==> flow/design.v <==
`timescale 1ns / 1ps
module cordic_sin_cos#(
 parameter OUT_WIDTH = 16,
 parameter OUT_REGISTER_EN = 1,
 parameter K = 16'h4DBA
)(
 input                       clk,
 input                       rst_n,
 input  [19:0]               angle,
 output [OUT_WIDTH-1:0]      cos_o,
 output [OUT_WIDTH-1:0]      sin_o
    );
    localparam OUT_WIDTH_EXP = 4;
    localparam K_EXP = {K,{OUT_WIDTH_EXP{1'b0}}};
    localparam ITERATION_NUM = OUT_WIDTH;
    localparam [16*21-1:0] actan_table =  { 21'h20000,21'h12E40,21'h09FB4,21'h05111,
                                            21'h028B1,21'h0145D,21'h00A2F,21'h00518,
                                            21'h0028C,21'h00146,21'h000A3,21'h00051,
                                            21'h00029,21'h00014,21'h0000A,21'h00005};
    reg  signed [OUT_WIDTH+OUT_WIDTH_EXP:0]   real_x[0:ITERATION_NUM];
    reg  signed [OUT_WIDTH+OUT_WIDTH_EXP:0]   imag_y[0:ITERATION_NUM];
    reg  signed [20:0]                        angl_z[0:ITERATION_NUM];
    wire        [1:0]                         quadrant;
    reg  signed [OUT_WIDTH+OUT_WIDTH_EXP:0]   init_x;
    reg  signed [OUT_WIDTH+OUT_WIDTH_EXP:0]   init_y;
    reg  signed [20:0]                        init_z;
    assign quadrant = angle[19:18];
    always @(quadrant,angle) begin
        case (quadrant)
            2'b00:begin
                init_x = K_EXP;
                init_y = 0;
                init_z = {1'b0,angle};
            end
            2'b01:begin
                init_x = -K_EXP;
                init_y = 0;
                init_z = {3'b111,angle[17:0]};
            end
            2'b10: begin
                init_x = -K_EXP;
                init_y = 0;
                init_z = {3'b000,angle[17:0]};
            end
            2'b11:begin
                init_x = K_EXP;
                init_y = 0;
                init_z = {1'b1,angle};
            end
            default:begin
                init_x = 0;
                init_y = 0;
                init_z = 0;
            end
        endcase
    end
    always@(posedge clk or negedge rst_n)  
    begin
        if(rst_n == 1'b0)begin
            real_x[0] <= 'h0;
            imag_y[0] <= 'h0;
            angl_z[0] <= 'h0;
        end else begin
            real_x[0] <= init_x;
            imag_y[0] <= init_y;
            angl_z[0] <= init_z;
        end
    end
    genvar i;
    generate
        for (i = 1 ; i <= ITERATION_NUM; i= i + 1)
        begin: iter
                always@(posedge clk or negedge rst_n)  
                    begin
                        if(rst_n == 1'b0)begin
                            real_x[i] <= 'h0;
                            imag_y[i] <= 'h0;
                            angl_z[i] <= 'h0;
                        end else if(angl_z[i-1][20]==1'b1)begin  
                            real_x[i] <= real_x[i-1] + ( imag_y[i-1]>>>(i-1) );
                            imag_y[i] <= imag_y[i-1] - ( real_x[i-1]>>>(i-1) );
                            angl_z[i] <= angl_z[i-1] + $signed(actan_table[(21*(16-i+1)-1)-:21]);
                        end else begin
                            real_x[i] <= real_x[i-1] - ( imag_y[i-1]>>>(i-1) );
                            imag_y[i] <= imag_y[i-1] + ( real_x[i-1]>>>(i-1) );
                            angl_z[i] <= angl_z[i-1] - $signed(actan_table[(21*(16-i+1)-1)-:21]);
                        end
                    end
        end
    endgenerate
    wire [OUT_WIDTH:0]   real_x_cut;
    wire [OUT_WIDTH:0]   imag_y_cut;
    reg  [OUT_WIDTH-1:0] cos_over_pro;
    reg  [OUT_WIDTH-1:0] sin_over_pro;
    assign real_x_cut = real_x[ITERATION_NUM][OUT_WIDTH+OUT_WIDTH_EXP:OUT_WIDTH_EXP];
    assign imag_y_cut = imag_y[ITERATION_NUM][OUT_WIDTH+OUT_WIDTH_EXP:OUT_WIDTH_EXP];
    always@(*)begin
            case(real_x_cut[OUT_WIDTH:OUT_WIDTH-1])
                2'b00:cos_over_pro = real_x_cut[OUT_WIDTH-1:0];
                2'b01:cos_over_pro = {1'b0,{(OUT_WIDTH-1){1'b1}}};
                2'b10:cos_over_pro = {1'b1,{(OUT_WIDTH-2){1'b0}},1'b1};
                2'b11:cos_over_pro = real_x_cut[OUT_WIDTH-1:0];
                default:cos_over_pro = real_x_cut[OUT_WIDTH-1:0];
            endcase
    end
    always@(*)begin
            case(imag_y_cut[OUT_WIDTH:OUT_WIDTH-1])
                2'b00:sin_over_pro = imag_y_cut[OUT_WIDTH-1:0];
                2'b01:sin_over_pro = {1'b0,{(OUT_WIDTH-1){1'b1}}};
                2'b10:sin_over_pro = {1'b1,{(OUT_WIDTH-2){1'b0}},1'b1};
                2'b11:sin_over_pro = imag_y_cut[OUT_WIDTH-1:0];
                default:sin_over_pro = imag_y_cut[OUT_WIDTH-1:0];
            endcase
    end
    generate if (OUT_REGISTER_EN == 1'b1) begin:reg_out
        reg [OUT_WIDTH-1:0] cos_r;
        reg [OUT_WIDTH-1:0] sin_r;
        always@(posedge clk or negedge rst_n) begin
            if(rst_n == 1'b0)begin
                cos_r <= 'h0;
                sin_r <= 'h0;
            end else begin
                cos_r <= cos_over_pro;
                sin_r <= sin_over_pro;
            end
        end
        assign cos_o = cos_r;
        assign sin_o = sin_r;
    end else begin:no_reg_out
        assign cos_o = cos_over_pro;
        assign sin_o = sin_over_pro;
    end
    endgenerate
endmodule
`timescale 1ns / 1ps
module cordic_dds #(
 parameter OUT_WIDTH = 16,
 parameter OUT_REGISTER_EN = 1,
 parameter FREQ_WORD_INIITIAL = 32'h6D3A06,  
 parameter PHASE_WORD_INIITIAL = 0,
 parameter K = 16'h4DBA
)(
 input                      clk,
 input                      rst_n,
 input                      cfg_vld,
 input      [31:0]          cfg_freq_word,
 input      [31:0]          cfg_phase_word,
 output reg                 sig_vld_o,
 output     [OUT_WIDTH-1:0] sin_o,
 output     [OUT_WIDTH-1:0] cos_o
    );
 localparam PRO_DELAY = OUT_WIDTH + OUT_REGISTER_EN;
 reg [31:0] phase_accum;  
 reg [31:0] add_freq_wd;
 reg [4:0]  pro_cnt;
 always@(posedge clk or negedge rst_n)  
 begin
     if(rst_n == 1'b0)begin
         phase_accum <= PHASE_WORD_INIITIAL;
         add_freq_wd <= FREQ_WORD_INIITIAL;
     end else if(cfg_vld == 1'b1)begin 
         phase_accum <= cfg_phase_word;
         add_freq_wd <= cfg_freq_word;
     end else begin
         phase_accum <=  phase_accum + add_freq_wd;
     end
 end
 always@(posedge clk or negedge rst_n)  
 begin
     if(rst_n == 1'b0)begin
         pro_cnt <= 'h0;
         sig_vld_o <= 1'b0;
     end else if(pro_cnt == PRO_DELAY) begin
         pro_cnt <=  pro_cnt;
         sig_vld_o <= 1'b1;
     end else begin
         pro_cnt <=  pro_cnt + 1'b1;
         sig_vld_o <= 1'b0;
     end
 end
 cordic_sin_cos #(
 .OUT_WIDTH (OUT_WIDTH),
 .OUT_REGISTER_EN(OUT_REGISTER_EN),
 .K(K)
 )cordic_sin_cos_inst(
 .clk    (clk),
 .rst_n  (rst_n),
 .angle  (phase_accum[31:12]),
 .cos_o  (cos_o),
 .sin_o  (sin_o)
  );
endmodule
# Reports on cordic_dds
# The steps from the RTL of cordic_dds to its reports follow in flow order.
# Line numbers count from 1 in the design file above.
# A cell with - has no value.
[design] top_module="cordic_dds" clock_port="clk" lib="sky130hd" lib_corner="tt_025C_1v80"

# Word-level counts
# Yosys after proc, flatten, opt, wreduce and memory -nomap, before mapping. Enables and synchronous resets that opt folds into registers are not counted as muxes. Print and check cells are not counted. Equal cells are merged and count once.
[bits] ff_bits=1152 in_bits=67 out_inout_bits=33 elab_cells=223
[classes] addsub=95 eq_ne=10 n_mux=54 reduce_logical=8
[ops] op="2-to-1 mux 21 bit" count=48
[ops] op="parallel mux 16 bit (select 3 bit)" count=2
[ops] op="parallel mux 21 bit (select 4 bit)" count=1
[ops] op="adder 21 x 10 -> 21 bit" count=2
[ops] op="subtractor 21 x 10 -> 21 bit" count=2
[ops] op="adder 21 x 11 -> 21 bit" count=2
[ops] op="subtractor 21 x 11 -> 21 bit" count=2
[ops] op="adder 21 x 12 -> 21 bit" count=2
[ops] op="subtractor 21 x 12 -> 21 bit" count=2
[ops] op="adder 21 x 13 -> 21 bit" count=2
[ops] op="subtractor 21 x 13 -> 21 bit" count=2
[ops] op="adder 21 x 14 -> 21 bit" count=2
[ops] op="subtractor 21 x 14 -> 21 bit" count=2
[ops] op="adder 21 x 15 -> 21 bit" count=2
[ops] op="subtractor 21 x 15 -> 21 bit" count=2
[ops] op="adder 21 x 16 -> 21 bit" count=2
[ops] op="subtractor 21 x 16 -> 21 bit" count=2
[ops] op="adder 21 x 17 -> 21 bit" count=2
[ops] op="subtractor 21 x 17 -> 21 bit" count=2
[ops] op="adder 21 x 18 -> 21 bit" count=2
[ops] op="subtractor 21 x 18 -> 21 bit" count=2
[ops] op="adder 21 x 19 -> 21 bit" count=2
[ops] op="subtractor 21 x 19 -> 21 bit" count=2
[ops] op="adder 21 x 20 -> 21 bit" count=2
[ops] op="subtractor 21 x 20 -> 21 bit" count=2
[ops] op="subtractor 21 bit" count=2
[ops] op="adder 21 x 6 -> 21 bit" count=2
[ops] op="subtractor 21 x 6 -> 21 bit" count=2
# Other operator kinds: 48; their cells: 66.

# Logic depth
# Yosys ltp: most cells in a row. Word level: on the elaborated netlist, between registers, memories and ports. Mapped: between sequential cells and ports; inverters and the memories' decode and read muxes count.
[logic_depth] word_depth=3 abc_area=0 mapped_depth=17 depth_no_buf=17

# After synthesis
# The flow's flattened synthesis, as Yosys stat reports it; memories are mapped. The netlist is that of the ABC_AREA named above (0 if unset); the other value can give another one.
[types] type="sky130_fd_sc_hd__dfrtp_1" count=1030 area_total_um2=2.58E+04
[types] type="sky130_fd_sc_hd__ha_1" count=975 area_total_um2=12199.2
[types] type="sky130_fd_sc_hd__xnor2_1" count=691 area_total_um2=6.05E+03
[types] type="sky130_fd_sc_hd__a21oi_1" count=797 area_total_um2=3.99E+03
[types] type="sky130_fd_sc_hd__xor2_1" count=326 area_total_um2=2.86E+03
[types] type="sky130_fd_sc_hd__nor2_1" count=669 area_total_um2=2.51E+03
[types] type="sky130_fd_sc_hd__a21o_1" count=302 area_total_um2=2.27E+03
[types] type="sky130_fd_sc_hd__o21ai_0" count=396 area_total_um2=1.98E+03
[types] type="sky130_fd_sc_hd__inv_1" count=457 area_total_um2=1.72E+03
[types] type="sky130_fd_sc_hd__nand2_1" count=443 area_total_um2=1.66E+03
[types] type="sky130_fd_sc_hd__nor3_1" count=257 area_total_um2=1.29E+03
[types] type="sky130_fd_sc_hd__mux2_2" count=79 area_total_um2=889.603
[types] type="sky130_fd_sc_hd__fa_1" count=40 area_total_um2=800.768
[types] type="sky130_fd_sc_hd__nand3_1" count=147 area_total_um2=735.706
[types] type="sky130_fd_sc_hd__o21bai_1" count=96 area_total_um2=720.691
[types] type="sky130_fd_sc_hd__o21a_1" count=81 area_total_um2=608.083
[types] type="sky130_fd_sc_hd__mux2i_1" count=60 area_total_um2=600.576
[types] type="sky130_fd_sc_hd__nand2b_1" count=84 area_total_um2=525.504
# Other cell types: 71; their cells: 1122.
[mapped] mapped_cells=8052 synth_area_um2=75205.9 seqArea_um2=26063.7 ff_cells=1041 buffers=119
# The figures by module come from a second, unflattened synthesis with its own total; it is not the netlist above.
[unflattened] cells_unflattened=7977 hier_area_um2=75552.5
# Each row is one instance without its submodules.
[by_module] module="cordic_sin_cos" n_inst=1 n_cells=7517 area_um2=71044.4 seq_area_um2=24298.3
[by_module] module="cordic_dds" n_inst=1 n_cells=460 area_um2=4508.1 seq_area_um2=1765.4

# Timing after synthesis
# Path of least setup slack by OpenSTA after synthesis, without wires, with an ideal clock, recovery checks aside; 20% of the period is set as input and as output delay. Where synthesis merged equal registers, the netlist keeps one of their names.
[synth_path] kind="reg-to-reg" startpoint="reg cordic_sin_cos_inst.angl_z[6][20]" endpoint="reg cordic_sin_cos_inst.imag_y[7][17]" period_ns=5.0 setup_ns=0.090 launch_ns=0.000 arrival_ns=3.442 required_time_ns=4.910 path_slack_ns=1.468 delay_ns=3.532 driving_pins=14 n_path_buf=2 synth_period_reached_ns=3.532
# "delay_ns" is the arrival time less input delay plus setup time.
# "driving_pins": output pins that drive a net of the path, with the launching flip-flop's if there is one; two outputs of one cell count as two.
# "synth_period_reached_ns" = period - worst setup slack (recovery checks aside). The figure is calculated, with input and output delays left at 20% of the set period.
# Between the ends stands the longest chain of elaborated cells between them, by number of cells; it is not shown to be the way that was timed. Of several equally long chains one is given.
# A line is the first line of the expression or statement that the cell stems from. Yosys adds cells for indexed reads and writes and turns some case tables into memories.
# A register here has more assigning lines than the two given.
[synth_via] path_cell_list="sky130_fd_sc_hd__dfrtp_1 > sky130_fd_sc_hd__clkbuf_1 > sky130_fd_sc_hd__clkbuf_1 > sky130_fd_sc_hd__mux2i_1 > sky130_fd_sc_hd__ha_1 > sky130_fd_sc_hd__nor2b_1 > sky130_fd_sc_hd__o21ai_0 > sky130_fd_sc_hd__a21boi_0 > sky130_fd_sc_hd__o21ai_1 > sky130_fd_sc_hd__a211oi_1 > sky130_fd_sc_hd__o32ai_1 > sky130_fd_sc_hd__o31ai_1 > sky130_fd_sc_hd__a2111o_1 > sky130_fd_sc_hd__o2111ai_1" elab_chain_cells=1 cells_between=1 lines_between=1 cone_classes="mux (1)"
[synth_lines] element="start: declaration" line=22 rtl="reg  signed [20:0]                        angl_z[0:ITERATION_NUM];"
[synth_lines] element="start: assignment" line=82 rtl="angl_z[i] <= angl_z[i-1] + $signed(actan_table[(21*(16-i+1)-1)-:21]);"
[synth_lines] element="start: assignment" line=86 rtl="angl_z[i] <= angl_z[i-1] - $signed(actan_table[(21*(16-i+1)-1)-:21]);"
[synth_lines] element="2-to-1 mux 21 bit" line=79 rtl="end else if(angl_z[i-1][20]==1'b1)begin"
[synth_lines] element="end: assignment" line=81 rtl="imag_y[i] <= imag_y[i-1] - ( real_x[i-1]>>>(i-1) );"
[synth_lines] element="end: assignment" line=85 rtl="imag_y[i] <= imag_y[i-1] + ( real_x[i-1]>>>(i-1) );"
[synth_lines] element="end: declaration" line=21 rtl="reg  signed [OUT_WIDTH+OUT_WIDTH_EXP:0]   imag_y[0:ITERATION_NUM];"

# Timing after layout
# From the final timing report of run 1: the path of least setup slack in the routed layout; clock arrival at registers is part of the times.
[layout_path] kind="reg-to-reg" startpoint="reg cordic_sin_cos_inst.imag_y[13][15]" endpoint="reg cordic_sin_cos_inst.real_x[14][20]" period_ns=4.35 setup_ns=0.07 launch_ns=0.73 arrival_ns=4.70 required_time_ns=4.99 path_slack_ns=0.28 driving_pins=16 n_path_buf=0
# Between the ends stands the longest chain of elaborated cells between them, by number of cells; it is not shown to be the way that was timed. Of several equally long chains one is given.
# A register here has more assigning lines than the two given.
[layout_via] path_cell_list="sky130_fd_sc_hd__dfrtp_1 > sky130_fd_sc_hd__nor3_1 > sky130_fd_sc_hd__nand3b_1 > sky130_fd_sc_hd__or3_1 > sky130_fd_sc_hd__ha_1 > sky130_fd_sc_hd__a21oi_1 > sky130_fd_sc_hd__ha_1 > sky130_fd_sc_hd__and3_1 > sky130_fd_sc_hd__nand3_1 > sky130_fd_sc_hd__nor4b_1 > sky130_fd_sc_hd__a311o_1 > sky130_fd_sc_hd__o21ai_0 > sky130_fd_sc_hd__o211a_1 > sky130_fd_sc_hd__o21bai_1 > sky130_fd_sc_hd__a21oi_1 > sky130_fd_sc_hd__xnor2_1" elab_chain_cells=2 cells_between=3 lines_between=3 cone_classes="add/sub (2); mux (1)"
[layout_lines] element="start: declaration" line=21 rtl="reg  signed [OUT_WIDTH+OUT_WIDTH_EXP:0]   imag_y[0:ITERATION_NUM];"
[layout_lines] element="start: assignment" line=81 rtl="imag_y[i] <= imag_y[i-1] - ( real_x[i-1]>>>(i-1) );"
[layout_lines] element="start: assignment" line=85 rtl="imag_y[i] <= imag_y[i-1] + ( real_x[i-1]>>>(i-1) );"
[layout_lines] element="subtractor 21 x 8 -> 21 bit" line=84 rtl="real_x[i] <= real_x[i-1] - ( imag_y[i-1]>>>(i-1) );"
[layout_lines] element="2-to-1 mux 21 bit" line=79 rtl="end else if(angl_z[i-1][20]==1'b1)begin"
[layout_lines] element="end: assignment" line=80 rtl="real_x[i] <= real_x[i-1] + ( imag_y[i-1]>>>(i-1) );"
[layout_lines] element="end: assignment" line=84
[layout_lines] element="end: declaration" line=20 rtl="reg  signed [OUT_WIDTH+OUT_WIDTH_EXP:0]   real_x[0:ITERATION_NUM];"

# cordic_dds through Yosys and OpenROAD on sky130hd: 4 stored runs, unordered, with their settings and measured results. The constraints put input and output delay at 20% of the set period each and load the outputs with 0.01 pF.
# "achieved_period_ns": clock period set for the run, less the worst setup slack. It is reckoned from that one timing run; input and output delays stay at 20% of the period that was set.
# "worst_path_allowed_less_slack_ns": the worst setup path's part of the clock period (all of it between registers, 20% less for each end at a port) less its slack. A launch clock that arrives late makes it longer, a capture clock that arrives late makes it shorter.
run="run 1" settings CORE_UTILIZATION=58 period_ns=4.35 CAP_MARGIN=20 CORE_MARGIN=2 SLEW_MARGIN=20
run="run 1" results worst_setup_slack_ns=0.285 synth_area_um2=75205.9 die_um2=132562.0 worst_path_allowed_less_slack_ns=4.07 worst_path_kind="reg-to-reg" achieved_period_ns=4.065 final_setup_tns_ns=0.000 cell_area_final_um2=83003.4 layout_utilization_pct=64.3
run="run 2" settings ABC_AREA=0 CAP_MARGIN=25 CELL_PAD_IN_SITES_DETAIL_PLACEMENT=1 CELL_PAD_IN_SITES_GLOBAL_PLACEMENT=3 CORE_UTILIZATION=53 GPL_ROUTABILITY_DRIVEN=1 GPL_TIMING_DRIVEN=1 PLACE_DENSITY_LB_ADDON=0.01 SETUP_SLACK_MARGIN=-0.25 SLEW_MARGIN=20 TNS_END_PERCENT=80 period_ns=2.83 CORE_MARGIN=2
run="run 2" outcome="stopped before the end: placement reported FLW-0024"
run="run 3" settings ABC_AREA=0 CAP_MARGIN=5 CELL_PAD_IN_SITES_DETAIL_PLACEMENT=1 CELL_PAD_IN_SITES_GLOBAL_PLACEMENT=1 CORE_ASPECT_RATIO=1.11 CORE_MARGIN=3 CORE_UTILIZATION=68 CTS_CLUSTER_DIAMETER=201 CTS_CLUSTER_SIZE=55 GPL_TIMING_DRIVEN=1 MAX_ROUTING_LAYER="met4" MIN_ROUTING_LAYER="met2" PLACE_DENSITY_LB_ADDON=0.06 SETUP_SLACK_MARGIN=0.1 period_ns=6.82 SLEW_MARGIN=20
run="run 3" outcome="stopped before the end: routing reported GRT-0116"
run="run 4" settings CAP_MARGIN=15 CELL_PAD_IN_SITES_GLOBAL_PLACEMENT=3 CORE_ASPECT_RATIO=0.51 CORE_MARGIN=2 CORE_UTILIZATION=50 CTS_CLUSTER_DIAMETER=195 CTS_CLUSTER_SIZE=37 GPL_ROUTABILITY_DRIVEN=1 GPL_TIMING_DRIVEN=1 HOLD_SLACK_MARGIN=0.01 PLACE_DENSITY_LB_ADDON=0.27 SLEW_MARGIN=15 TNS_END_PERCENT=90 period_ns=2.56
run="run 4" outcome="stopped before the end: placement reported FLW-0024"
